==> flow/design.v <==
`timescale 1ns / 1ps
module ted
(
	input         clk,				 
	input         reset,
	input  [15:0] addr_in,
	output [15:0] addr_out,
	input   [7:0] data_in,
	output  [7:0] data_out,
	input         rw,
	output        cpuclk,			 
	output  [6:0] color,				 
	output        csync,
	output reg    hsync,
	output reg    vsync,
	output reg    hblank,
	output reg    vblank_out,
	input         wide,
	output        ce_pix,
	output        irq,
	output        ba,
	output reg    cs_io,
	output reg    cs_ram,
	output reg    cs0,
	output reg    cs1,
	output reg    aec,
	output  [4:0] snd,
	output        pal,
	input   [7:0] k,
	input   [1:0] tvmode,
	output        cpuenable			 
);
parameter TIMER1LO=6'h00;
parameter TIMER1HI=6'h01;
parameter TIMER2LO=6'h02;
parameter TIMER2HI=6'h03;
parameter TIMER3LO=6'h04;
parameter TIMER3HI=6'h05;
parameter CONTROL1=6'h06;
parameter CONTROL2=6'h07;
parameter KEYLATCH=6'h08;
parameter IRQ		=6'h09;
parameter IRQEN	=6'h0A;
parameter RASTER	=6'h0B;
parameter CURPOSHI=6'h0C;
parameter CURPOSLO=6'h0D;
parameter CH1FREQLO=6'h0E;
parameter CH2FREQLO=6'h0F;
parameter CH2FREQHI=6'h10;
parameter SOUNDCTRL=6'h11;
parameter BMAPBASE=6'h12;
parameter CHARBASE=6'h13;
parameter VIDEOBASE=6'h14;
parameter BGCOLOR0=6'h15;
parameter BGCOLOR1=6'h16;
parameter BGCOLOR2=6'h17;
parameter BGCOLOR3=6'h18;
parameter EXCOLOR=6'h19;
parameter CHARPOSRELOADHI=6'h1A;
parameter CHARPOSRELOADLO=6'h1B;
parameter VSCANPOSHI=6'h1C;
parameter VSCANPOSLO=6'h1D;
parameter HSCANPOS=6'h1E;
parameter FLASH_VERTSUB=6'h1F;
parameter ROMEN=6'h3E;
parameter RAMEN=6'h3F;
localparam IDLE=3'b000,THALT1=3'b001,THALT2=3'b010,THALT3=3'b011,TDMA=3'b100;
reg [2:0] dma_state,dma_nextstate;			 
reg [15:0] timer1,timer1_reload;													 
reg [15:0] timer2;																			 
reg [15:0] timer3;																			 
reg test,ecm,bmm,den,rsel;										 
reg [2:0] yscroll;																				 
reg bmm_reg,ecm_reg;																	 
reg reverse,stop,mcm,csel;									          
reg [2:0] xscroll;																				 
reg reverse_reg,mcm_reg;																 
reg [7:0] keylatch;																			 
reg Cnt1Irq,Cnt2Irq,Cnt3Irq,RasterIrq;
wire LPIrq=1'b1;				 
reg enCnt1Irq,enCnt2Irq,enCnt3Irq,enRasterIrq;
wire enLPIrq=1'b0; 	 
reg [8:0] RasterCmp;																			 
reg [9:0] CursorPos;																			 
reg [9:0] Ch1Freq;																			 
reg [9:0] Ch2Freq;																			 
reg damode,ch2noise,ch2en,ch1en;										 
reg [3:0] volume;																				 
reg [2:0] bmapbase;																			 
reg charrom;																						 
reg [5:0] charbase;																			 
reg clkmode;																						 
reg [4:0] vmbase;																				 
reg [6:0] bgcolor0,bgcolor1,bgcolor2,bgcolor3,excolor;	 
reg [9:0] CharPosReload;																	 
reg [8:0] vcounter;							   											 
reg [8:0] hcounter;							   											 
reg [4:0] FlashCount;																			 
reg [2:0] VertSubCount;																		 
reg [7:0] refreshcounter;
reg refresh;
reg [3:0] phicounter;				    			 
reg phi;												 
reg singleclock;									 
reg [8:0] hcounter_next;
reg [8:0] vcounter_next;
reg [8:0] videoline;								 
reg [7:0] dataout_reg;							 
reg [7:0] data_in_reg;									 
reg [5:0] addr_in_reg;									 
reg [6:0] colorreg;								 
reg ramen;											 
reg t1stop,t2stop,t3stop;			 
reg resetRasterIrq, resetCnt1Irq,resetCnt2Irq,resetCnt3Irq;  
reg RasterIrqDone;									 
reg enabledisplay;									 
reg badline2;										 
reg ext_fetch;										 
reg char_fetch;										 
reg dma_window;										 
reg char_window;									 
reg inc_flashcount_window;						 
reg inc_vertsub_window;							 
reg inc_vertline_window;							 
reg hpos_0,hpos_8,hpos_154,hpos_172,hpos_288,hpos_295,hpos_296,hpos_303,hpos_304;
reg hpos_312,hpos_320,hpos_336,hpos_343,hpos_348,hpos_352,hpos_359,hpos_380,hpos_382;
reg hpos_384,hpos_391,hpos_392,hpos_400,hpos_407,hpos_424,hpos_431,hpos_432,hpos_440,hpos_1,hpos_321;
reg inc_charpos;									 
reg [15:0] addr_out_reg;								 
reg [15:0] tedaddress;									 
reg datahold;										 
reg VertSubActive;									 
reg tedwrite_delay;								 
reg csyncreg,palreg,equalization,eq1,eq2;		 
reg [9:0] videocounter;							 
reg inc_videocounter;								 
reg [9:0] videocounter_reload;				 
reg [9:0] CharPosition;							 
reg CharPosLatch;									 
reg latch_window;									 
reg latch_charposition;							 
reg [7:0] attr_buf [0:39];								 
reg [7:0] char_buf [0:39];								 
reg [7:0] nextchar,currentchar,waitingchar,pixelchar;	 
reg [7:0] nextattr,currentattr,waitingattr,pixelattr;	
reg [7:0] nextpixels,currentpixels,waitingpixels;
reg [7:0] pixelshiftreg;							 
reg [5:0] shiftcount;								 
reg verticalscreen;								 
reg widescreen,narrowscreen;				 
reg videoshift;										 
reg nextcursor,currentcursor,waitingcursor;   
reg [6:0] pixelcolor;									 
reg doubleshift;									 
reg dotfetch;												 
reg dotfetch_reg;									 
reg [2:0] xscroll_latch;							 
reg [2:0] yscroll_latch;							 
reg vblank;							 
reg refresh_inc;									 
reg stopreg;											 
reg [1:0] audiocycle;								 
reg [9:0] ch1count,ch2count;			 
reg ch1state,ch2state;						 
reg ch1stateclk_prev,ch2stateclk_prev;
reg [7:0] noisegen;								 
reg [4:0] digivolume;								 
reg [17:0] watchdog_ch1,watchdog_ch2;	 
integer i;
integer j;
integer n;
wire dphi;													 
wire [8:0] EOS,VS_START,VS_STOP,EQ_START,EQ_STOP,VBLANK_START,VBLANK_STOP;		 
wire tick8;													 
wire blanking;												 
wire lowrom,highrom;										 
wire irqpos;												 
wire io,tedreg,tedwrite;								 
wire badline;												 
wire attr_fetch_line;									 
wire tedlatch;												 
wire [7:0] charpointer,attrpointer;
wire multicolor;											 
wire pixelscreen;											 
wire ch1clk,ch2clk;										 
wire ch1stateclk,ch2stateclk;							 
wire ch1audio,ch2audio;									 
wire noise;													 
wire watchdog_ch1max,watchdog_ch2max;				 
wire cycle_end=(phicounter==15)?1'b1:1'b0;				 
wire single_cycle_end=(cycle_end & phi)?1'b1:1'b0;	 
always @(posedge clk) begin									 
	phicounter<=phicounter+1'd1;
	if(reset) begin								 
		phicounter<=4'b0;
	end
end
assign cpuclk = singleclock?phi:dphi;						 
assign dphi = phicounter[3];									 
assign cpuenable=(single_cycle_end)?1'b1:					 
						(cycle_end && !singleclock)?1'b1:
						1'b0;
always @(posedge clk) begin									 
	if (cycle_end)	phi<=~phi;											
	if(reset) begin								 
		phi<=1'b0;
	end
end
always @(posedge clk)											 
	begin
	if(single_cycle_end)											 
		singleclock<=((enabledisplay & ext_fetch) | refresh | clkmode | stop);		 
		if(reset) begin								 
		singleclock<=1'b0;
	end
end
always @(posedge clk)
	begin
	if(single_cycle_end)
		stopreg<=stop;
		if(reset) begin								 
		stopreg<=1'b0;
	end
end
always @(posedge clk)											 
	begin
	if(hpos_296)
		ext_fetch<=0;
	else if(hpos_400)
		ext_fetch<=1;
		if(reset) begin								 
		ext_fetch<=1'b0;
	end
end
assign attr_fetch_line=(videoline>=0 && videoline<203);
always @(posedge clk)											 
	begin
	if(hpos_336)
		refresh<=0;
	else if(hpos_296)
		refresh<=1;
		if(reset) begin								 
		refresh<=1'b0;
	end
end
always @(posedge clk)											 
	begin
	if(hpos_343)
		refresh_inc<=0;
	else if(hpos_303)
		refresh_inc<=1;
		if(reset) begin								 
		refresh_inc<=1'b0;
	end
end
always @(posedge clk)
	begin
		if(single_cycle_end & (refresh_inc|stopreg))
					refreshcounter<=refreshcounter+1'd1;
		else	if(hpos_431 & (videoline==0|refresh_inc|stopreg))
			refreshcounter<=8'h00;
		if(reset) begin								 
		refreshcounter<=8'h00;
	end
end
assign tick8=(phicounter[1:0]==3)?1'b1:1'b0;  
assign ce_pix = tick8;
always @(posedge clk)
	begin
		hcounter<=hcounter_next;
		vcounter<=vcounter_next;
		if(hpos_392)
			videoline<=vcounter;
		if(reset) begin								 
		hcounter<=9'b0;
		vcounter<=9'b0;
		videoline<=9'b0;
	end
end
always @*									 
	begin
	hcounter_next=hcounter;
		if (tedlatch & addr_in_reg[5:0]==HSCANPOS)								 
			begin
				hcounter_next=hcounter+1'd1;
				hcounter_next[8:3]=~data_in_reg[7:2];		 
			end
		else if (tick8 & ~stopreg)
			begin
				if (hcounter==9'd455)
					hcounter_next=9'd0;
				else
					hcounter_next=hcounter+1'd1;
			end
	end
always @*									 
	begin
	vcounter_next=vcounter;
		if(tedwrite & addr_in[5:1]==5'b01110)								 
			begin
			if(addr_in[0]==0)
				vcounter_next={data_in[0],vcounter[7:0]};
			else vcounter_next={vcounter[8],data_in};
			end
		else if(inc_vertline_window & single_cycle_end)
				begin
					if (vcounter==EOS)
							vcounter_next=0;
					else	vcounter_next=vcounter+1'd1;
				end
	end
always @(posedge clk)
	begin
	if(hpos_384)
		inc_vertline_window<=1;
	else if (single_cycle_end)
		inc_vertline_window<=0;
		if(reset) begin								 
		inc_vertline_window<=1'b0;
	end
end
always @(posedge clk) begin
	if(tedwrite)												 
		begin
		if (addr_in[5:0]==TIMER1LO)
			begin
				timer1[7:0]<=data_in;
				timer1_reload[7:0]<=data_in;
				t1stop<=1;
			end
		if (addr_in[5:0]==TIMER1HI)
			begin
				timer1[15:8]<=data_in;
				timer1_reload[15:8]<=data_in;
				t1stop<=0;
			end
		end
	if(phicounter==7 && ~phi & ~t1stop & ~stopreg)			 
		begin															
		if(timer1==0)											
			timer1<=timer1_reload-1'd1;
		else
			timer1<=timer1-1'd1;
		end
	if(reset) begin
		t1stop <= 1;
		timer1 <= 16'hFFFF;
	end
	if(reset) begin								 
		timer1_reload<=16'b0;
	end
end
always @(posedge clk) begin
	if(tedwrite)													 
		begin
		if (addr_in[5:0]==TIMER2LO)
			begin
				timer2[7:0]<=data_in;
				t2stop<=1;
			end
		if (addr_in[5:0]==TIMER2HI)
			begin
				timer2[15:8]<=data_in;
				t2stop<=0;
			end
		end
	else if(phicounter==15 && phi==0 && t2stop==0 && stopreg==0)		 
	begin
		timer2<=timer2-1'd1;
	end
	if(reset) begin
		t2stop <= 1;
		timer2 <= 16'hFFFF;
	end
end
always @(posedge clk) begin
	if(tedwrite)
		begin
		if (addr_in[5:0]==TIMER3LO)							 
			begin
				timer3[7:0]<=data_in;
				t3stop<=1;
			end
		if (addr_in[5:0]==TIMER3HI)
			begin
				timer3[15:8]<=data_in;
				t3stop<=0;
			end
		end
	if(phicounter==7 && phi==1 && t3stop==0 && stopreg==0)				 
		begin
		timer3<=timer3-1'd1;
		end
	if(reset) begin
		t3stop <= 1;
		timer3 <= 16'hFFFF;
	end
end
assign irqpos=(phicounter==4 & ~phi)?1'b1:1'b0;
always @(posedge clk)
	begin
	if(reset|resetCnt1Irq)
		Cnt1Irq<=0;
	else if(irqpos && timer1==0)
		Cnt1Irq<=1;
	end
always @(posedge clk)
	begin
	if(reset|resetCnt2Irq)
		Cnt2Irq<=0;
	else if(irqpos && timer2==0)
		Cnt2Irq<=1;
	end
always @(posedge clk)
	begin
	if(reset|resetCnt3Irq)
		Cnt3Irq<=0;
	else if(irqpos && timer3==0) 
		Cnt3Irq<=1;
	end
always @(posedge clk)
	begin
	if (reset|resetRasterIrq)
		RasterIrq<=0;
	else	if (RasterCmp==vcounter)
		begin
		if(~RasterIrqDone & tick8)			 
			begin
			RasterIrq<=1;
			RasterIrqDone<=1;
			end
		end
	else RasterIrqDone<=0;
		if(reset) begin								 
		RasterIrqDone<=1'b0;
	end
end
assign irq=~((enCnt1Irq & Cnt1Irq)|(enCnt2Irq & Cnt2Irq)| (enCnt3Irq & Cnt3Irq) | (enRasterIrq & RasterIrq) | (enLPIrq & LPIrq));
always @(posedge clk)
	begin
		if((singleclock & ~phi) | (dma_state==TDMA))
			aec<=0;
		else aec<=1;
		if(reset) begin								 
		aec<=0;
	end
end
assign ba=(dma_state==IDLE)?1'b1:1'b0;
assign badline=((yscroll_latch==videoline[2:0]) & enabledisplay & attr_fetch_line)?1'b1:1'b0;			 
always @(posedge clk)
	begin
	if(inc_vertline_window & single_cycle_end)
		begin
		if(badline)
			badline2<=1;
		else if(badline2)
			badline2<=0;
		end
		if(reset) begin								 
		badline2<=1'b0;
	end
end
always @(posedge clk)										 
	begin
	if(single_cycle_end)
		yscroll_latch<=yscroll;
		if(reset) begin								 
		yscroll_latch<=3'b0;
	end
end
always @(posedge clk)
	begin
	if(videoline==0 && den==1)
		enabledisplay<=1;
	if(videoline==204)
		enabledisplay<=0;
		if(reset) begin								 
		enabledisplay<=1'b0;
	end
end
always @(posedge clk)					 
	begin
	if(videoline==9'd204)
		char_fetch<=0;
	else if(badline2)
		char_fetch<=1;
		if(reset) begin								 
		char_fetch<=1'b0;
	end
end
always @(posedge clk)					 
	begin
	if(hpos_296)
		inc_charpos<=0;
	else if(hpos_432)
		inc_charpos<=1;
		if(reset) begin								 
		inc_charpos<=1'b0;
	end
end
always @(posedge clk)					 
	begin
	latch_charposition<=0;
	if(hpos_288)
		latch_window<=1;
	else if(single_cycle_end & latch_window)
		begin
		latch_window<=0;
		latch_charposition<=1;			 
		end
		if(reset) begin								 
		latch_charposition<=1'b0;
		latch_window<=1'b0;
	end
end
always @(posedge clk)
	begin
	if(hpos_392)
		begin
		if(VertSubCount==6)
			CharPosLatch<=1;				 
		else 
			CharPosLatch<=0;
		end
		if(reset) begin								 
		CharPosLatch<=1'b0;
	end
end
always @(posedge clk)					 
	begin
	if(tedwrite & addr_in[5:0]==CHARPOSRELOADHI)
			CharPosReload[9:8]<=data_in[1:0];
	else if(tedwrite & addr_in[5:0]==CHARPOSRELOADLO)
			CharPosReload[7:0]<=data_in;
	else if(hpos_392 & videoline==EOS)		 
			CharPosReload<=0;
	else if(CharPosLatch & latch_charposition & VertSubActive)				 
			CharPosReload<=CharPosition;
		if(reset) begin								 
		CharPosReload<=10'b0;
	end
end
always @(posedge clk)									 
	begin
	if(hpos_392)											 
		CharPosition<=0;
	else
		begin
		if(hpos_432 & enabledisplay & VertSubActive)										 
			CharPosition<=CharPosReload;
		else if(inc_charpos & single_cycle_end)
			CharPosition<=CharPosition+1'd1;
		end
		if(reset) begin								 
		CharPosition<=10'b0;
	end
end
always @(posedge clk)
	begin
	dma_state<=dma_nextstate;
		if(reset) begin								 
		dma_state<=IDLE;
	end
end
always @*
	begin
	dma_nextstate=dma_state;
	case(dma_state)
	IDLE:		begin	
				if((badline|badline2) & dma_window)
					dma_nextstate=THALT1;
				end
	THALT1:	begin
				if((badline|badline2) & dma_window & single_cycle_end)
					dma_nextstate=THALT2;
				else if (~dma_window | ~(badline|badline2))
					dma_nextstate=IDLE;
				end
	THALT2:	begin
				if((badline|badline2) & dma_window & single_cycle_end)
					dma_nextstate=THALT3;
				else if (~dma_window | ~(badline|badline2))
					dma_nextstate=IDLE;
				end
	THALT3:	begin
				if((badline|badline2) & dma_window & single_cycle_end)
					dma_nextstate=TDMA;
				else if (~dma_window | ~(badline|badline2))
					dma_nextstate=IDLE;
				end
	TDMA:		begin
				if (~dma_window | ~(badline|badline2))
					dma_nextstate=IDLE;
				end
	default:	dma_nextstate=IDLE;
	endcase	
	end
always @(posedge clk)
	begin
	if(hpos_407 & tick8)
		dma_window<=1;
	else if(hpos_295 & tick8)
		dma_window<=0;
		if(reset) begin								 
		dma_window<=1'b0;
	end
end
always @(posedge clk)				 
	begin
	if(enabledisplay)
		begin
		if(hpos_296 | shiftcount==6'd40)
			inc_videocounter<=0;
		else if(hpos_432)
			inc_videocounter<=1;
		end
		if(reset) begin								 
		inc_videocounter<=1'b0;
	end
end
always @(posedge clk)
	begin
	if(hpos_392 & videoline==EOS)	 
		videocounter_reload<=0;
		else if(inc_videocounter && hcounter_next == 9'd432 && tick8)  
		videocounter_reload<=videocounter+1'd1;
	else if(VertSubCount==6 && latch_charposition && enabledisplay)			 
		videocounter_reload<=videocounter;
		if(reset) begin								 
		videocounter_reload<=10'b0;
	end
end	
always @(posedge clk)						 
	begin
	if(enabledisplay)
		begin
		if(hpos_432)
			videocounter<=videocounter_reload;
		else if(inc_videocounter & single_cycle_end)							 
			videocounter<=videocounter+1'd1;
		end
		if(reset) begin								 
		videocounter<=10'b0;
	end
end
always @(posedge clk)
	begin
	if(single_cycle_end)
		begin
		if(inc_videocounter)
			begin
			if(badline)	begin									 
				attr_buf[0]<=data_in;
				end
			else begin
				attr_buf[0]<=attr_buf[39];
				end
			for(i=1;i<40;i=i+1) begin
				attr_buf[i]<=attr_buf[i-1];
				end
			nextattr<=attr_buf[39];
			shiftcount<=shiftcount+1'd1;
			if(((CursorPos==CharPosition) && VertSubActive) || (CursorPos==0 && CharPosition==0))					 
				nextcursor<=1;
			else nextcursor<=0;
			end
		else begin
			nextattr<=0;
			shiftcount<=0;
			end
		end
		if(reset) begin								 
		for(i=0;i<=39;i=i+1) attr_buf[i]<=8'd0;
		nextattr<=8'b0;
		shiftcount<=6'b0;
		nextcursor<=1'b0;
	end
end
always @(posedge clk)
	begin
	if(single_cycle_end)
		begin
		if(inc_videocounter)
			begin
			if(badline2) begin
				char_buf[0]<=data_in;
				nextchar<=data_in;
				end
			else begin
				char_buf[0]<=char_buf[39];
				nextchar<=char_buf[39];
				end
			for(j=1;j<40;j=j+1) begin
				char_buf[j]<=char_buf[j-1];
				end
			end 	
		else begin
			nextchar<=0;
			end
		end
		if(reset) begin								 
		for(i=0;i<=39;i=i+1) char_buf[i]<=8'd0;
		nextchar<=8'b0;
	end
end
always @(posedge clk)							 
	begin
	if(hpos_304)
		char_window<=0;
	else if(hpos_440 & enabledisplay)
		char_window<=1;
		if(reset) begin								 
		char_window<=1'b0;
	end
end
always @(posedge clk)								 
	begin
	if(char_window)
		begin
		if(hpos_440)
			nextpixels<=0;
		else if(cycle_end & ~phi)
			nextpixels<=data_in;
		end
		if(reset) begin								 
		nextpixels<=8'b0;
	end
end
always @(posedge clk)
	begin
	if(hpos_392)					
		inc_vertsub_window<=1;
	else if(single_cycle_end)
		inc_vertsub_window<=0;
	if (hpos_380 & badline)													 
		VertSubActive<=1;
	else if (~enabledisplay)												 
		VertSubActive<=0;
		if(reset) begin								 
		inc_vertsub_window<=1'b0;
		VertSubActive<=1'b0;
	end
end
always @(posedge clk)
		begin
			if(tedwrite && addr_in[5:0]==FLASH_VERTSUB)					 
				VertSubCount<=data_in[2:0];
			else 
				if(inc_vertsub_window & single_cycle_end)					 
						if (videoline==0)											 
							VertSubCount<=3'd7;
						else if(enabledisplay & VertSubActive) 
							VertSubCount<=VertSubCount+1'd1;					 
			if(reset) begin								 
		VertSubCount<=3'b0;
	end
end
always @(posedge clk)
	begin
	if(hpos_348)
		inc_flashcount_window<=1;
	else if(single_cycle_end)
		inc_flashcount_window<=0;
	if(tedwrite && addr_in[5:0]==FLASH_VERTSUB)
			FlashCount[3:0]<=data_in[6:3];
	else if(videoline==205 & inc_flashcount_window & single_cycle_end)
			FlashCount<=FlashCount+1'd1;
		if(reset) begin								 
		inc_flashcount_window<=1'b0;
		FlashCount<=5'b0;
	end
end
always @(hcounter)
	begin
	hpos_0=0;
	hpos_1=0;
	hpos_8=0;
	hpos_154=0;
	hpos_172=0;
	hpos_288=0;
	hpos_295=0;
	hpos_296=0;
	hpos_303=0;
	hpos_304=0;
	hpos_312=0;
	hpos_320=0;
	hpos_321=0;
	hpos_336=0;
	hpos_343=0;
	hpos_348=0;
	hpos_352=0;
	hpos_359=0;
	hpos_380=0;
	hpos_382=0;
	hpos_384=0;
	hpos_391=0;
	hpos_392=0;
	hpos_400=0;
	hpos_407=0;
	hpos_424=0;
	hpos_431=0;
	hpos_432=0;
	hpos_440=0;
	case (hcounter)
				0:		hpos_0=1;				 
				1:    hpos_1=1;
				8:		hpos_8=1;				 
				154:  hpos_154=1;				 
				172:	hpos_172=1;				 
				288:	hpos_288=1;				 
				295:	hpos_295=1;				 
				296:	hpos_296=1;				 
				303:	hpos_303=1;				 
				304:  hpos_304=1;				 
				312:	hpos_312=1;				 
				320: 	hpos_320=1;				 
				321:  hpos_321=1;
				336:  hpos_336=1;				 
				343:	hpos_343=1;				 
				348:	hpos_348=1;				 
				352:	hpos_352=1;				 
				359:	hpos_359=1;				 
				380:	hpos_380=1;
				382:	hpos_382=1;				 
				384:	hpos_384=1;				 
				391: 	hpos_391=1;	
				392:	hpos_392=1;				 
				400:  hpos_400=1;				 
				407:	hpos_407=1;				 
				424:	hpos_424=1;				 
				431:	hpos_431=1;				 
				432:	hpos_432=1;				 
				440:  hpos_440=1;				 
				default:;
	endcase				
end
always @(posedge clk)									 
	begin
		if(rsel==1) begin
			if(videoline==9'd4)					 
				verticalscreen<=1;
			else if (videoline==9'd204)			 
				verticalscreen<=0;
		 end
		else begin
			if(videoline==9'd8)					 
				verticalscreen<=1;
			else if(videoline==9'd200)			 
				verticalscreen<=0;
		end
		if(reset) begin								 
		verticalscreen<=1'b0;
	end
end
always @(posedge clk)									 
	begin
		if(enabledisplay & verticalscreen) 
			begin 
				if(hpos_320 & tick8)
					widescreen<=0;
				else if (hpos_0 & tick8)
					widescreen<=1;
				if(hpos_312 & tick8)
					narrowscreen<=0;
				else if (hpos_8 & tick8)
					narrowscreen<=1;
			end
		if(reset) begin								 
		widescreen<=1'b0;
		narrowscreen<=1'b0;
	end
end
always @(posedge clk)
	begin
	if (hpos_312)
		videoshift<=0;
	else if(enabledisplay & hpos_440)
		videoshift<=1;
		if(reset) begin								 
		videoshift<=1'b0;
	end
end
always @(posedge clk)						 
	begin
	if(hpos_440)
		begin
		waitingattr<=0;
		waitingchar<=0;
		waitingpixels<=0;
		currentattr<=0;
		currentchar<=0;
		currentpixels<=0;
		end
	else if(cycle_end & videoshift)
		begin
		if(phi)
			begin
			currentchar<=nextchar;
			waitingchar<=currentchar;
			currentattr<=nextattr;
			waitingattr<=currentattr;
			waitingpixels<=currentpixels;
			currentcursor<=nextcursor;
			waitingcursor<=currentcursor;
			end
		else if(~phi)
			currentpixels<=nextpixels;
		end
		if(reset) begin								 
		waitingattr<=8'b0;
		waitingchar<=8'b0;
		waitingpixels<=8'b0;
		currentattr<=8'b0;
		currentchar<=8'b0;
		currentpixels<=8'b0;
		currentcursor<=1'b0;
		waitingcursor<=1'b0;
	end
end
wire cursor=(waitingcursor & ~FlashCount[4]);
always @(posedge clk)										 
	begin
	if (single_cycle_end)
		begin
		xscroll_latch<=xscroll;
		ecm<=ecm_reg;
		bmm<=bmm_reg;
		reverse<=reverse_reg;
		mcm<=mcm_reg;
		end
		if(reset) begin								 
		xscroll_latch<=3'b0;
		ecm<=1'b0;
		bmm<=1'b0;
		reverse<=1'b0;
		mcm<=1'b0;
	end
end
always @(posedge clk)										 
	begin
	if(videoshift | widescreen)												 
		begin
		if(tick8)									
			begin
				doubleshift<=~doubleshift;
				if(hcounter[2:0] == xscroll_latch)				 
					begin
					doubleshift<=0;
					if(cursor & ~bmm & ~ecm & ~mcm)		 
						pixelshiftreg<=waitingpixels^8'hFF;
					else pixelshiftreg<=waitingpixels;
					pixelattr<=waitingattr;					 
					pixelchar<=waitingchar;
					end
				else
					begin
					if(~multicolor)
						pixelshiftreg<={pixelshiftreg[6:0],1'b0};
					else if(doubleshift)											 
						pixelshiftreg<={pixelshiftreg[5:0],2'b0};
					end
			end
		end
	else pixelshiftreg<=0;									 
		if(reset) begin								 
		doubleshift<=1'b0;
		pixelshiftreg<=8'b0;
		pixelattr<=8'b0;
		pixelchar<=8'b0;
	end
end
assign pixelscreen=(csel)?widescreen:narrowscreen;					 
assign multicolor= mcm & (ecm | pixelattr[3] | bmm);			 
always @*									 
	begin
	pixelcolor=bgcolor0;
	if(pixelscreen & enabledisplay)
		begin
			if (~bmm & ~ecm) 				 
				begin
				if(~multicolor)					 
					begin
					if((reverse|mcm)?pixelshiftreg[7]:(pixelshiftreg[7]& ~(pixelattr[7] & FlashCount[4]))^pixelchar[7])
						pixelcolor=pixelattr[6:0];
					end
				else 
					begin						 
						case(pixelshiftreg[7:6])
							2'b00:	pixelcolor=bgcolor0;
							2'b01:	pixelcolor=bgcolor1;
							2'b10:	pixelcolor=bgcolor2;
							2'b11:	pixelcolor={pixelattr[6:4],1'b0,pixelattr[2:0]};
						endcase
					end				
				end
			else if (~mcm & ~bmm & ecm)		 
				begin
					if(pixelshiftreg[7])
						pixelcolor=pixelattr[6:0];
					else begin
						case(pixelchar[7:6])
							2'b00:	pixelcolor=bgcolor0;
							2'b01:	pixelcolor=bgcolor1;
							2'b10:	pixelcolor=bgcolor2;
							2'b11:	pixelcolor=bgcolor3;
						endcase
					end	
				end
			else if(~mcm & bmm & ~ecm)			 
				begin
				if(pixelshiftreg[7])
					pixelcolor={pixelattr[2:0],pixelchar[7:4]};
				else pixelcolor={pixelattr[6:4],pixelchar[3:0]};
				end
			else if(mcm & bmm & ~ecm)		  
				begin
				case(pixelshiftreg[7:6])
							2'b00:	pixelcolor=bgcolor0;
							2'b01:	pixelcolor={pixelattr[2:0],pixelchar[7:4]};
							2'b10:	pixelcolor={pixelattr[6:4],pixelchar[3:0]};
							2'b11:	pixelcolor=bgcolor1;
						endcase
				end
			else										 
				begin
				pixelcolor=7'b0;
				end
		end
	else
			pixelcolor=excolor;
	end
always @(posedge clk)						 
	begin
	if (tick8)
		if(~blanking)
		colorreg<=pixelcolor;
		else colorreg<=0;
		if(reset) begin								 
		colorreg<=7'b0;
	end
end
assign pal = !tvmode ? !palreg : tvmode[0];
assign EOS = pal?9'd311:9'd261;					 
assign VS_START = pal?9'd254:9'd229;			 
assign VS_STOP = pal?9'd257:9'd232; 			 
assign EQ_START = pal?9'd251:9'd226;			 
assign EQ_STOP = pal?9'd260:9'd235;				 
assign VBLANK_START = pal?9'd251:9'd226; 		 
assign VBLANK_STOP = pal?9'd269:9'd244;		 
always @(posedge clk)								 
	begin
	csyncreg<=(equalization)?(eq1&eq2)^vsync:hsync;
		if(reset) begin								 
		csyncreg<=1'b0;
	end
end
always @(posedge clk)								 
	begin
	if (videoline==VS_START && hpos_400)
		vsync<=1;
	else if (videoline==VS_STOP && hpos_400)
		vsync<=0;
		if(reset) begin								 
		vsync<=0;
	end
end
always @(posedge clk)								 
	begin
	if(videoline==EQ_START && hpos_400)
		equalization<=1;
	else if (videoline==EQ_STOP && hpos_400)
		equalization<=0;
		if(reset) begin								 
		equalization<=1'b0;
	end
end
always @(posedge clk)								 
	begin
	if(hpos_154)
		eq1<=0;
	else if (hpos_172)
		eq1<=1;
	if(hpos_382)
		eq2<=0;
	else if (hpos_400)
		eq2<=1;
		if(reset) begin								 
		eq1<=1'b1;
		eq2<=1'b1;
	end
end
always @(posedge clk)								 
	begin
	if(hpos_359)
		hsync<=0;
	else if (hpos_391)
		hsync<=1;
		if(reset) begin								 
		hsync<=0;
	end
end
always @(posedge clk) begin							 
	if((wide && hpos_1) || (~wide && hpos_424)) begin										
		if(videoline==VBLANK_STOP) vblank_out<=0;
		hblank<=0;
	end else if((wide && hpos_321) || (~wide && hpos_352)) begin		 
		if(videoline==VBLANK_START) vblank_out<=1;
		hblank<=1;
	end
	if(reset) begin								 
		vblank_out<=0;
		hblank<=0;
	end
end
always @(posedge clk)							 
	begin
	if(videoline==VBLANK_STOP)
		vblank<=0;
	else if(videoline==VBLANK_START)
		vblank<=1;
		if(reset) begin								 
		vblank<=1'b0;
	end
end
assign blanking=hblank|vblank;
assign csync=csyncreg;
assign color=colorreg;
always @(posedge clk)		 
	begin
case (phicounter)			 
	1:		begin	
				cs_io<=1;
				cs_ram<=1;
				cs0<=1;
				cs1<=1;
			end
	7:		if(io) cs_io<=0;
			else if(~tedreg) begin
				cs_ram<=0;
				if(rw & ((~ramen & ~dotfetch_reg) | (charrom & dotfetch_reg ))) begin	 
					cs0<=~lowrom;	          
					cs1<=~highrom;           
					cs_ram<=lowrom|highrom;  
				end
			end
	endcase
	if(reset) begin								 
		cs_io<=1;
		cs_ram<=1;
		cs0<=1;
		cs1<=1;
	end
	end
assign lowrom=(addr_in[15:14]==2'b10);							 
assign highrom=(addr_in[15:14]==2'b11);							 
assign io=(addr_in[15:8]==8'hFD || addr_in[15:8]==8'hFE);	 
assign tedreg=(addr_in[15:6]==10'b1111111100 && (addr_in[5]==0 || addr_in[5:1]==7'b11111));		 
assign addr_out=(~aec)?addr_out_reg:16'hffff;
always @(posedge clk)
	begin
		if(cycle_end)
			begin
			addr_out_reg<=tedaddress;
			dotfetch_reg<=dotfetch;
			end
		if(reset) begin								 
		addr_out_reg<=0;
		dotfetch_reg<=1'b0;
	end
end
assign charpointer=(inc_videocounter)?((badline2)?data_in:char_buf[39]):8'd0;	
always @*
	begin
	tedaddress=16'hffff;
	dotfetch=0;
	if(phi==0)						 
		begin
		if(dma_state==TDMA)
			tedaddress={vmbase,(badline)?1'b0:1'b1,videocounter};				 
		end
	else  
		begin						  
		if(refresh_inc|stopreg)				 
			tedaddress={8'hff,refreshcounter};
		else if(inc_charpos & char_fetch)
			begin
			dotfetch=1;
			if(~bmm)				 
				begin
				tedaddress=(~reverse)?{charbase[5:0],charpointer[6:0],VertSubCount}:{charbase[5:1],charpointer,VertSubCount};
				tedaddress[10:9]=(ecm)?2'b00:tedaddress[10:9];
				end
			else
				tedaddress={bmapbase,CharPosition,VertSubCount};	 
			end
		end
	end
assign tedwrite=tedreg&~rw&cycle_end;		 
assign tedlatch=tedwrite_delay & (phicounter==3);		 
always @(posedge clk)
	begin
		if(tedwrite)
			tedwrite_delay<=1;
		else if (phicounter==3)
			tedwrite_delay<=0;
		if(reset) begin								 
		tedwrite_delay<=1'b0;
	end
end
always @(posedge clk)
	begin
	if(reset) ramen <= 0;
	resetRasterIrq<=1'b0;
	resetCnt1Irq<=1'b0;
	resetCnt2Irq<=1'b0;
	resetCnt3Irq<=1'b0;
	if (tedwrite)											 
		begin
		data_in_reg<=data_in;
		addr_in_reg<=addr_in[5:0];
			case(addr_in[5:0])
				CONTROL1:	 
							begin
							test<=data_in[7];
							ecm_reg<=data_in[6];
							bmm_reg<=data_in[5];
							den<=data_in[4];
							rsel<=data_in[3];
							yscroll<=data_in[2:0];
							end
				CONTROL2:	 
							begin
							reverse_reg<=data_in[7];
							palreg<=data_in[6];
							stop<=data_in[5];
							mcm_reg<=data_in[4];
							csel<=data_in[3];
							xscroll<=data_in[2:0];
							end
				KEYLATCH:	 
							keylatch<=k[7:0];
				IRQ:			 
							begin
							resetCnt3Irq<=data_in[6];
							resetCnt2Irq<=data_in[4];
							resetCnt1Irq<=data_in[3];
							resetRasterIrq<=data_in[1];
							end
				IRQEN:		 
							begin
							enCnt3Irq<=data_in[6];
							enCnt2Irq<=data_in[4];
							enCnt1Irq<=data_in[3];
							enRasterIrq<=data_in[1];
							RasterCmp[8]<=data_in[0];
							end
				RASTER:		 
							RasterCmp[7:0]<=data_in;
				CURPOSHI:	 
							CursorPos[9:8]<=data_in[1:0];
				CURPOSLO:	 
							CursorPos[7:0]<=data_in;
				CH1FREQLO:	 
							Ch1Freq[7:0]<=data_in;
				CH2FREQLO:	 
							Ch2Freq[7:0]<=data_in;
				CH2FREQHI:	 
							Ch2Freq[9:8]<=data_in[1:0];
				SOUNDCTRL:	 
							begin
							damode<=data_in[7];
							ch2noise<=data_in[6];
							ch2en<=data_in[5];
							ch1en<=data_in[4];
							volume<=data_in[3:0];
							end
				BMAPBASE:	 
							begin
							bmapbase<=data_in[5:3];
							charrom<=data_in[2];
							Ch1Freq[9:8]<=data_in[1:0];
							end
				CHARBASE:	 
							begin
							charbase<=data_in[7:2];
							clkmode<=data_in[1];
							end
				VIDEOBASE:	 
							vmbase<=data_in[7:3];
				BGCOLOR0:	 
							bgcolor0<=7'h7f;
				BGCOLOR1:	 
							bgcolor1<=7'h7f;
				BGCOLOR2:	 
							bgcolor2<=7'h7f;
				BGCOLOR3:	 
							bgcolor3<=7'h7f;
				EXCOLOR:		 
							excolor<=7'h7f;
				ROMEN:		ramen<=1'b0;
				RAMEN:		ramen<=1'b1;
				default:;
			endcase
		end
	else if (tedlatch)			 
		case(addr_in_reg[5:0])
				BGCOLOR0:	 
							bgcolor0<=data_in_reg[6:0];
				BGCOLOR1:	 
							bgcolor1<=data_in_reg[6:0];
				BGCOLOR2:	 
							bgcolor2<=data_in_reg[6:0];
				BGCOLOR3:	 
							bgcolor3<=data_in_reg[6:0];
				EXCOLOR:		 
							excolor<=data_in_reg[6:0];
				default:;
		endcase
		if(reset) begin								 
		resetRasterIrq<=0;
		resetCnt1Irq<=0;
		resetCnt2Irq<=0;
		resetCnt3Irq<=0;
		data_in_reg<=0;
		addr_in_reg<=0;
		test<=1'b0;
		ecm_reg<=1'b0;
		bmm_reg<=1'b0;
		den<=1'b0;
		rsel<=1'b0;
		yscroll<=3'b0;
		reverse_reg<=1'b0;
		palreg<=1'b0;
		stop<=1'b0;
		mcm_reg<=1'b0;
		csel<=1'b0;
		xscroll<=3'b0;
		keylatch<=8'hff;
		enCnt3Irq<=1'b0;
		enCnt2Irq<=1'b0;
		enCnt1Irq<=1'b0;
		enRasterIrq<=1'b0;
		RasterCmp<=9'b0;
		CursorPos<=10'b0;
		Ch1Freq<=10'b0;
		Ch2Freq<=10'b0;
		damode<=1'b0;
		ch2noise<=1'b0;
		ch2en<=1'b0;
		ch1en<=1'b0;
		volume<=4'b0;
		bmapbase<=3'b0;
		charrom<=1'b0;
		charbase<=6'b0;
		clkmode<=1'b0;
		vmbase<=5'b0;
		bgcolor0<=7'b0;
		bgcolor1<=7'b0;
		bgcolor2<=7'b0;
		bgcolor3<=7'b0;
		excolor<=7'b0;
	end
end
always @(posedge clk)
	begin
	if(tedreg & rw)
		begin
		if(phicounter==7)										 
			begin
				case(addr_in[5:0])
				TIMER1LO:	 
							dataout_reg<=timer1[7:0];
				TIMER1HI:	 
							dataout_reg<=timer1[15:8];
				TIMER2LO:	 
							dataout_reg<=timer2[7:0];
				TIMER2HI:	 
							dataout_reg<=timer2[15:8];
				TIMER3LO:	 
							dataout_reg<=timer3[7:0];
				TIMER3HI:	 
							dataout_reg<=timer3[15:8];
				CONTROL1:	 
							begin
							dataout_reg[7]<=test;
							dataout_reg[6]<=ecm;
							dataout_reg[5]<=bmm;
							dataout_reg[4]<=den;
							dataout_reg[3]<=rsel;
							dataout_reg[2:0]<=yscroll;
							end
				CONTROL2:	 
							begin
							dataout_reg[7]<=reverse;
							dataout_reg[6]<=~pal;
							dataout_reg[5]<=stop;
							dataout_reg[4]<=mcm;
							dataout_reg[3]<=csel;
							dataout_reg[2:0]<=xscroll;
							end
				KEYLATCH:	 
							begin
							dataout_reg<=keylatch;
							end
				IRQ:			 
							begin
							dataout_reg[7]<=~irq;
							dataout_reg[6]<=Cnt3Irq;
							dataout_reg[4]<=Cnt2Irq;
							dataout_reg[3]<=Cnt1Irq;
							dataout_reg[2]<=LPIrq;			 
							dataout_reg[1]<=RasterIrq;
							end
				IRQEN:		 
							begin
							dataout_reg[6]<=enCnt3Irq;
							dataout_reg[4]<=enCnt2Irq;
							dataout_reg[3]<=enCnt1Irq;
							dataout_reg[2]<=enLPIrq;			 
							dataout_reg[1]<=enRasterIrq;
							dataout_reg[0]<=RasterCmp[8];
							end
				RASTER:		 
							dataout_reg<=RasterCmp[7:0];
				CURPOSHI:	 
							dataout_reg[1:0]<=CursorPos[9:8];
				CURPOSLO:	 
							dataout_reg<=CursorPos[7:0];
				CH1FREQLO:	 
							dataout_reg<=Ch1Freq[7:0];
				CH2FREQLO:	 
							dataout_reg<=Ch2Freq[7:0];
				CH2FREQHI:	 
							begin
							dataout_reg[7]<=1'b0;				 
							dataout_reg[1:0]<=Ch2Freq[9:8];
							end
				SOUNDCTRL:  
							begin
							dataout_reg[7]<=damode;
							dataout_reg[6]<=ch2noise;
							dataout_reg[5]<=ch2en;
							dataout_reg[4]<=ch1en;
							dataout_reg[3:0]<=volume;
							end
				BMAPBASE:   
							begin
							dataout_reg[5:3]<=bmapbase;
							dataout_reg[2]<=charrom;
							dataout_reg[1:0]<=Ch1Freq[9:8];
							end
				CHARBASE:   
							begin
							dataout_reg[7:2]<=charbase;
							dataout_reg[1]<=clkmode;
							dataout_reg[0]<=~ramen;
							end
				VIDEOBASE:  
							dataout_reg[7:3]<=vmbase;
				BGCOLOR0:  
							dataout_reg[6:0]<=bgcolor0;
				BGCOLOR1:  
							dataout_reg[6:0]<=bgcolor1;
				BGCOLOR2:  
							dataout_reg[6:0]<=bgcolor2;
				BGCOLOR3:  
							dataout_reg[6:0]<=bgcolor3;
				EXCOLOR:  
							dataout_reg[6:0]<=excolor;
				CHARPOSRELOADHI:  
							dataout_reg[1:0]<=CharPosReload[9:8];
				CHARPOSRELOADLO:  
							dataout_reg<=CharPosReload[7:0];
				VSCANPOSHI:	 
							dataout_reg[0]<=vcounter[8];
				VSCANPOSLO:  
							dataout_reg<=vcounter[7:0];
				HSCANPOS:	 
							dataout_reg<={hcounter[8:2],1'b0};
				FLASH_VERTSUB:  
							begin
							dataout_reg[6:3]<=FlashCount[3:0];
							dataout_reg[2:0]<=VertSubCount;
							end
				ROMEN:	 
							dataout_reg<=8'h00;
				RAMEN:	 
							dataout_reg<=8'h00;
				default:;
				endcase
			end
		else if(phicounter==10)								 
			datahold<=1;
		end
	if(phicounter==1)
		begin
		datahold<=0;
		dataout_reg<=8'hff;
		end
		if(reset) begin								 
		dataout_reg<=8'hff;
		datahold<=1'b0;
	end
end
assign data_out=(datahold)?dataout_reg:8'hff;
assign snd=(ch1audio ? digivolume : 5'd0)+(ch2audio ? digivolume : 5'd0);  
always @(posedge clk)						 
	begin
	if(single_cycle_end)
		audiocycle<=audiocycle+1'd1;
		if(reset) begin								 
		audiocycle<=2'b0;
	end
end
assign ch1clk=single_cycle_end&(audiocycle==2'b11);		 
assign ch2clk=single_cycle_end&(audiocycle==2'b01);		 
always @(posedge clk)
	begin
	if(ch1clk)
		begin
		if((ch1count==10'h3ff) || damode)
			ch1count<=Ch1Freq+1'd1;
		else	ch1count<=ch1count+1'd1;
		end
		if(reset) begin								 
		ch1count<=10'b0;
	end
end
assign ch1stateclk=(ch1count==10'h3ff)?1'b1:1'b0;
always @(posedge clk)	 
	begin
	ch1stateclk_prev<=ch1stateclk;
	if(damode|watchdog_ch1max)							 
		ch1state<=0;
	else if(~ch1stateclk_prev & ch1stateclk)		 
				ch1state<=~ch1state;						 
		if(reset) begin								 
		ch1stateclk_prev<=1'b0;
		ch1state<=1'b0;
	end
end
assign ch1audio=(ch1en)?~ch1state:1'b0;		 
always @(posedge clk)									 
	begin
	if((~ch1stateclk_prev & ch1stateclk)|watchdog_ch1max)		 
		watchdog_ch1<=0;
	else if(ch1clk)										 
		watchdog_ch1<=watchdog_ch1+1'd1;
		if(reset) begin								 
		watchdog_ch1<=18'b0;
	end
end
assign watchdog_ch1max=(watchdog_ch1==18'd188416)?1'b1:1'b0;	
always @(posedge clk)
	begin
	if(ch2clk)
		begin
		if((ch2count==10'h3ff) || damode)
			ch2count<=Ch2Freq+1'd1;
		else	ch2count<=ch2count+1'd1;
		end
		if(reset) begin								 
		ch2count<=10'b0;
	end
end
assign ch2stateclk=(ch2count==10'h3ff)?1'b1:1'b0;
always @(posedge clk)	 
	begin
	ch2stateclk_prev<=ch2stateclk;
	if(damode)												 
		ch2state<=0;
	else if(~ch2stateclk_prev & ch2stateclk)		 
				ch2state<=~ch2state;						 
		if(reset) begin								 
		ch2stateclk_prev<=1'b0;
		ch2state<=1'b0;
	end
end
assign ch2audio=(ch2en)?~ch2state:noise;		 
always @(posedge clk)									 
	begin
	if((~ch2stateclk_prev & ch2stateclk)|watchdog_ch2max)		 
		watchdog_ch2<=0;
	else if(ch2clk)										 
		watchdog_ch2<=watchdog_ch2+1'd1;
		if(reset) begin								 
		watchdog_ch2<=18'b0;
	end
end
assign watchdog_ch2max=(watchdog_ch2==18'd188416)?1'b1:1'b0;	
always @(posedge clk)
	begin
	if(damode)
		noisegen<=0;
	else if(~ch2stateclk_prev & ch2stateclk)
		begin
		for(n=1;n<8;n=n+1)
			begin
			noisegen[n]<=noisegen[n-1];
			end
		noisegen[0]<=1'b1^noisegen[7]^noisegen[5]^noisegen[4]^noisegen[1];
		end
		if(reset) begin								 
		noisegen<=8'b0;
	end
end
assign noise=(ch2noise)?noisegen[0]:1'b0;		 
always @*								 
	begin
	case (volume)
				0: digivolume=0;
				1: digivolume=1;
				2: digivolume=3;
				3: digivolume=5;
				4: digivolume=7;
				5: digivolume=9;
				6: digivolume=11;
				7: digivolume=13;
		default:	digivolume=15;
	endcase
	end
endmodule
Hand-over note for ted

==> Tool chain data of ted <==
Each step is given for the RTL above and for the edited RTL.
"orig" refers to lines of the RTL above, "edited" to lines of the edited file.
"delta" is "edited" less "orig", of the values as shown.
Operators: Yosys type, input widths -> output width; for muxes data width and select width s.
{ "inputs": {"design": "ted", "clock": "clk", "library": "sky130hd", "lib_corner": "tt_025C_1v80"} }

==> Diff <==
The edit as a unified diff against the file above.
The edited RTL no longer does the same as the RTL above: the edit was made by script, with no optimisation intended.
begin of diff
@@ -1557,5 +1557,5 @@
 		begin
 		if((ch2count==10'h3ff) || damode)
-			ch2count<=Ch2Freq+1'd1;
+			ch2count<=Ch2Freq-1'd1;
 		else	ch2count<=ch2count+1'd1;
 		end
end of diff

==> Elaborated design <==
Source: Yosys, flattened and elaborated. Widths are those after wreduce. Print and check cells do not count. Equal cells are merged and count once.
Yosys's memory passes give these memory sizes; they may raise the number of words (mostly to a power of two), join words into wider ones and drop unused or constant bits.
{ "bits": {"columns": ["item", "orig", "edited", "delta"], "rows": [
  ["register_bits", 1187, 1187, 0],
  ["mem_bits_ro", 32, 32, 0],
  ["clocked_rd_ports_x_width", 4, 4, 0],
  ["memories", 1, 1, 0],
  ["input_bits", 38, 38, 0],
  ["output_inout_bits", 52, 52, 0],
  ["wordCells", 986, 986, 0]
]} }
{ "memory_table": {"columns": ["item", "orig", "edited"], "rows": [
  ["mem_shapes", "8x4 r1 w0", "8x4 r1 w0"]
]} }
{ "classes": {"columns": ["item", "orig", "edited", "delta"], "rows": [
  ["n_addsub", 20, 20, 0],
  ["compare", 2, 2, 0],
  ["n_eq", 136, 136, 0],
  ["muxes", 249, 249, 0],
  ["bitwise", 143, 143, 0],
  ["reduce_logical", 187, 187, 0]
]} }
{ "op_table": {"columns": ["op", "orig", "edited", "delta"], "rows": [
  ["$add 10x1->10 const B", 6, 5, -1],
  ["$sub 10x1->10 const B", 0, 1, 1]
]} }
Unchanged operator kinds not shown: 94.

==> Logic depth <==
Longest topological path by Yosys (ltp), each cell counted once; first at word level (registers and memories cut), then after technology mapping (sequential cells cut; the memories' decode and read muxes count).
{ "depth": {"columns": ["item", "orig", "edited", "delta"], "rows": [
  ["word_depth", 10, 10, 0],
  ["ABC_AREA", "0", "0", null],
  ["ltp_mapped", 12, 13, 1],
  ["depth_no_buf", 10, 11, 1]
]} }

==> Netlist <==
Yosys stat after the flow's synthesis: flattened, memories mapped to cells. It holds for the ABC_AREA given above (unset counts as 0); a run with the other value may have another netlist.
{ "synth_totals": {"columns": ["item", "orig", "edited", "delta"], "rows": [
  ["mapped_cells", 6580, 6521, -59],
  ["area_um2", 51446.8, 50662.3, -784.5],
  ["seqArea_um2", 23882.9, 23882.9, 0.0],
  ["flip_flops", 1193, 1193, 0],
  ["buf_cells", 514, 473, -41]
]} }
{ "types": {"columns": ["cell_type", "orig", "edited", "delta"], "rows": [
  ["sky130_fd_sc_hd__a21oi_1", 948, 1019, 71],
  ["sky130_fd_sc_hd__nor3_1", 104, 167, 63],
  ["sky130_fd_sc_hd__a22oi_1", 35, 88, 53],
  ["sky130_fd_sc_hd__nor2_1", 366, 417, 51],
  ["sky130_fd_sc_hd__nand2_1", 1869, 1822, -47],
  ["sky130_fd_sc_hd__mux2i_1", 121, 78, -43],
  ["sky130_fd_sc_hd__clkbuf_1", 452, 414, -38],
  ["sky130_fd_sc_hd__and3_1", 69, 37, -32],
  ["sky130_fd_sc_hd__a32oi_1", 34, 4, -30],
  ["sky130_fd_sc_hd__nand2b_1", 26, 55, 29],
  ["sky130_fd_sc_hd__a31oi_1", 49, 21, -28],
  ["sky130_fd_sc_hd__o21ai_0", 145, 120, -25],
  ["sky130_fd_sc_hd__nand4_1", 68, 45, -23],
  ["sky130_fd_sc_hd__and2_1", 34, 14, -20],
  ["sky130_fd_sc_hd__o32ai_1", 16, 2, -14],
  ["sky130_fd_sc_hd__or3_1", 17, 30, 13],
  ["sky130_fd_sc_hd__nor2b_1", 35, 25, -10],
  ["sky130_fd_sc_hd__o31a_1", 13, 3, -10]
]} }
Unchanged cell types not shown: 10.
The list need not be complete.

==> Path before layout <==
Source: OpenSTA report_checks on the synthesized netlist (no wires, ideal clock, input and output delay 20% of the period each), path of least setup slack; recovery checks are left aside. Register names are those of the netlist, which keeps one name where synthesis merged equal registers.
{ "synth_timing": {"columns": ["item", "orig", "edited", "delta"], "rows": [
  ["path_kind", "in2out", "in2out", null],
  ["start", "in tvmode[1]", "in tvmode[1]", null],
  ["end", "out pal", "out pal", null],
  ["period_ns", 10.0, 10.0, 0.0],
  ["input_delay_ns", 2.000, 2.000, 0.000],
  ["output_delay_ns", 2.000, 2.000, 0.000],
  ["t_first_pin_ns", 2.000, 2.000, 0.000],
  ["arrival_ns", 2.715, 2.579, -0.136],
  ["t_required_ns", 8.000, 8.000, 0.000],
  ["slack_ns", 5.285, 5.421, 0.136],
  ["path_delay_ns", 0.715, 0.579, -0.136],
  ["driving_pins", 2, 4, 2],
  ["n_path_buf", 1, 1, 0],
  ["synth_period_reached_ns", 4.715, 4.579, -0.136]
]} }
"path_delay_ns" = arrival - input delay + setup time.
At an output port there is no setup time.
"driving_pins": output pins that drive a net of the path, with the launching flip-flop's if there is one; two outputs of one cell count as two.
"synth_period_reached_ns" is the clock period less the worst setup slack; recovery checks do not enter. This is arithmetic on one report: input and output delays are still those of the set period (20% each).
Between the ends stands the longest chain of elaborated cells between them, by number of cells; it is not shown to be the way that was timed. Of several equally long chains one is given.
A line is the first line of the expression or statement that the cell stems from. Yosys adds cells for indexed reads and writes and turns some case tables into memories.
{ "synth_between_orig": {"path_cell_list": "sky130_fd_sc_hd__o21bai_1 > sky130_fd_sc_hd__clkbuf_1", "elab_chain_cells": 2, "cells_between": 2, "lines_between": 1, "classes_between": "mux: 1; reduce/logical: 1"} }
{ "synth_rtl_orig": {"columns": ["item", "line", "text"], "rows": [
  ["from (decl)", 30, "input [1:0] tvmode,"],
  ["$logic_not 2->1", 1042, "assign pal = !tvmode ? !palreg : tvmode[0];"],
  ["$mux 1", 1042, null],
  ["to (decl)", 28, "output pal,"]
]} }
{ "synth_between_edited": {"path_cell_list": "sky130_fd_sc_hd__nor2_1 > sky130_fd_sc_hd__nor2_1 > sky130_fd_sc_hd__inv_1 > sky130_fd_sc_hd__clkbuf_1", "elab_chain_cells": 2, "cells_between": 2, "lines_between": 1, "classes_between": "mux: 1; reduce/logical: 1"} }
{ "synth_rtl_edited": {"columns": ["item", "line", "text"], "rows": [
  ["from (decl)", 30, "input [1:0] tvmode,"],
  ["$logic_not 2->1", 1042, "assign pal = !tvmode ? !palreg : tvmode[0];"],
  ["$mux 1", 1042, null],
  ["to (decl)", 28, "output pal,"]
]} }

==> Worst path after layout <==
Path of least setup slack in the final report of the runs of pair A (OpenROAD, finished layout, wires in). Where an end is a register, its clock arrival counts in the times.
{ "layout_timing": {"columns": ["item", "orig", "edited", "delta"], "rows": [
  ["path_kind", "in2out", "in2reg", null],
  ["start", "in tvmode[1]", "in addr_in[4]", null],
  ["end", "out pal", "reg vcounter[4]", null],
  ["period_ns", 10.0, 10.0, 0.0],
  ["input_delay_ns", 2.00, 2.00, 0.00],
  ["output_delay_ns", 2.00, null, null],
  ["setup_time_ns", null, 0.14, null],
  ["t_first_pin_ns", 2.00, 2.00, 0.00],
  ["arrival_ns", 3.91, 6.61, 2.70],
  ["t_required_ns", 8.00, 10.62, 2.62],
  ["slack_ns", 4.09, 4.01, -0.08],
  ["driving_pins", 3, 11, 8],
  ["n_path_buf", 2, 3, 1]
]} }
Between the ends stands the longest chain of elaborated cells between them, by number of cells; it is not shown to be the way that was timed. Of several equally long chains one is given.
{ "layout_between_orig": {"path_cell_list": "sky130_fd_sc_hd__clkdlybuf4s50_1 > sky130_fd_sc_hd__o21bai_2 > sky130_fd_sc_hd__clkdlybuf4s50_1", "elab_chain_cells": 2, "cells_between": 2, "lines_between": 1, "classes_between": "mux: 1; reduce/logical: 1"} }
{ "layout_rtl_orig": {"columns": ["item", "line", "text"], "rows": [
  ["from (decl)", 30, "input [1:0] tvmode,"],
  ["$logic_not 2->1", 1042, "assign pal = !tvmode ? !palreg : tvmode[0];"],
  ["$mux 1", 1042, null],
  ["to (decl)", 28, "output pal,"]
]} }
{ "layout_between_edited": {"path_cell_list": "sky130_fd_sc_hd__clkdlybuf4s50_1 > sky130_fd_sc_hd__nand4_2 > sky130_fd_sc_hd__a2111oi_4 > sky130_fd_sc_hd__and2_2 > sky130_fd_sc_hd__buf_4 > sky130_fd_sc_hd__buf_4 > sky130_fd_sc_hd__a21oi_1 > sky130_fd_sc_hd__nor2_1 > sky130_fd_sc_hd__nor2_2 > sky130_fd_sc_hd__a222oi_1 > sky130_fd_sc_hd__nor2_1", "elab_chain_cells": 8, "cells_between": 11, "lines_between": 3, "classes_between": "eq/ne: 3; mux: 1; logic: 3; reduce/logical: 4"} }
{ "layout_rtl_edited": {"columns": ["item", "line", "text"], "rows": [
  ["from (decl)", 6, "input [15:0] addr_in,"],
  ["$eq 5x5->1", 1157, "assign tedreg=(addr_in[15:6]==10'b1111111100 && (addr_in[5]==0 || addr_in[5:1]==7'b11111));"],
  ["$logic_or 1x1->1", 1157, null],
  ["$logic_and 1x1->1", 1157, null],
  ["$and 1x1->1 (2 in a row)", 1198, "assign tedwrite=tedreg&~rw&cycle_end;"],
  ["$and 1x1->1", 299, "if(tedwrite & addr_in[5:1]==5'b01110)"],
  ["$reduce_bool 2->1", null, null],
  ["$reduce_and 2->1", null, null],
  ["to (assign)", 271, "vcounter<=vcounter_next;"],
  ["to (assign)", 276, "vcounter<=9'b0;"],
  ["to (decl)", 96, "reg [8:0] vcounter;"]
]} }

==> Flow runs <==
Both versions went through the flow (Yosys, OpenROAD) with the same settings in each pair. Constraints: input delay and output delay 20% of the set period each, output load 0.01 pF.
{ "flow_settings_pair_A": {"CORE_UTILIZATION": 40, "period_ns": 10.0, "CAP_MARGIN": 20, "CORE_MARGIN": 2, "SLEW_MARGIN": 20} }
{ "results_pair_A": {"columns": ["item", "orig", "edited", "delta"], "rows": [
  ["synth_chip_area_um2", 51446.8, 50662.3, -784.5],
  ["dieArea_um2", 131501.0, 129517.0, -1984.0],
  ["finish.stdcell_area_um2", 57531.4, 57072.2, -459.2],
  ["final_util_pct", 45.1, 45.4, 0.3],
  ["fin_ws_ns", 4.087, 4.007, -0.080],
  ["setup_tns_ns", 0.000, 0.000, 0.000],
  ["final_power_mw", 9.793, 10.076, 0.283],
  ["period_less_ws_ns", 5.913, 5.993, 0.080]
]} }
{ "flow_settings_pair_B": {"CAP_MARGIN": 15, "CORE_ASPECT_RATIO": 0.56, "CORE_UTILIZATION": 50, "CTS_CLUSTER_SIZE": 43, "PLACE_DENSITY_LB_ADDON": 0.13, "period_ns": 9.66, "CORE_MARGIN": 2, "SLEW_MARGIN": 20} }
{ "results_pair_B": {"columns": ["item", "orig", "edited", "delta"], "rows": [
  ["synth_chip_area_um2", 51446.8, 50662.3, -784.5],
  ["dieArea_um2", 105583.0, 103994.0, -1589.0],
  ["finish.stdcell_area_um2", 56733.2, 55838.6, -894.6],
  ["final_util_pct", 56.0, 55.5, -0.5],
  ["fin_ws_ns", 4.011, 3.894, -0.117],
  ["setup_tns_ns", 0.000, 0.000, 0.000],
  ["final_power_mw", 9.711, 9.655, -0.056],
  ["period_less_ws_ns", 5.649, 5.766, 0.117]
]} }
"period_less_ws_ns" is the run's clock period less its worst setup slack. It is reckoned from that one timing run; input and output delays stay at 20% of the period that was set.
"final_power_mw" is the tool's figure for a default switching activity; nothing was simulated.

End of note.
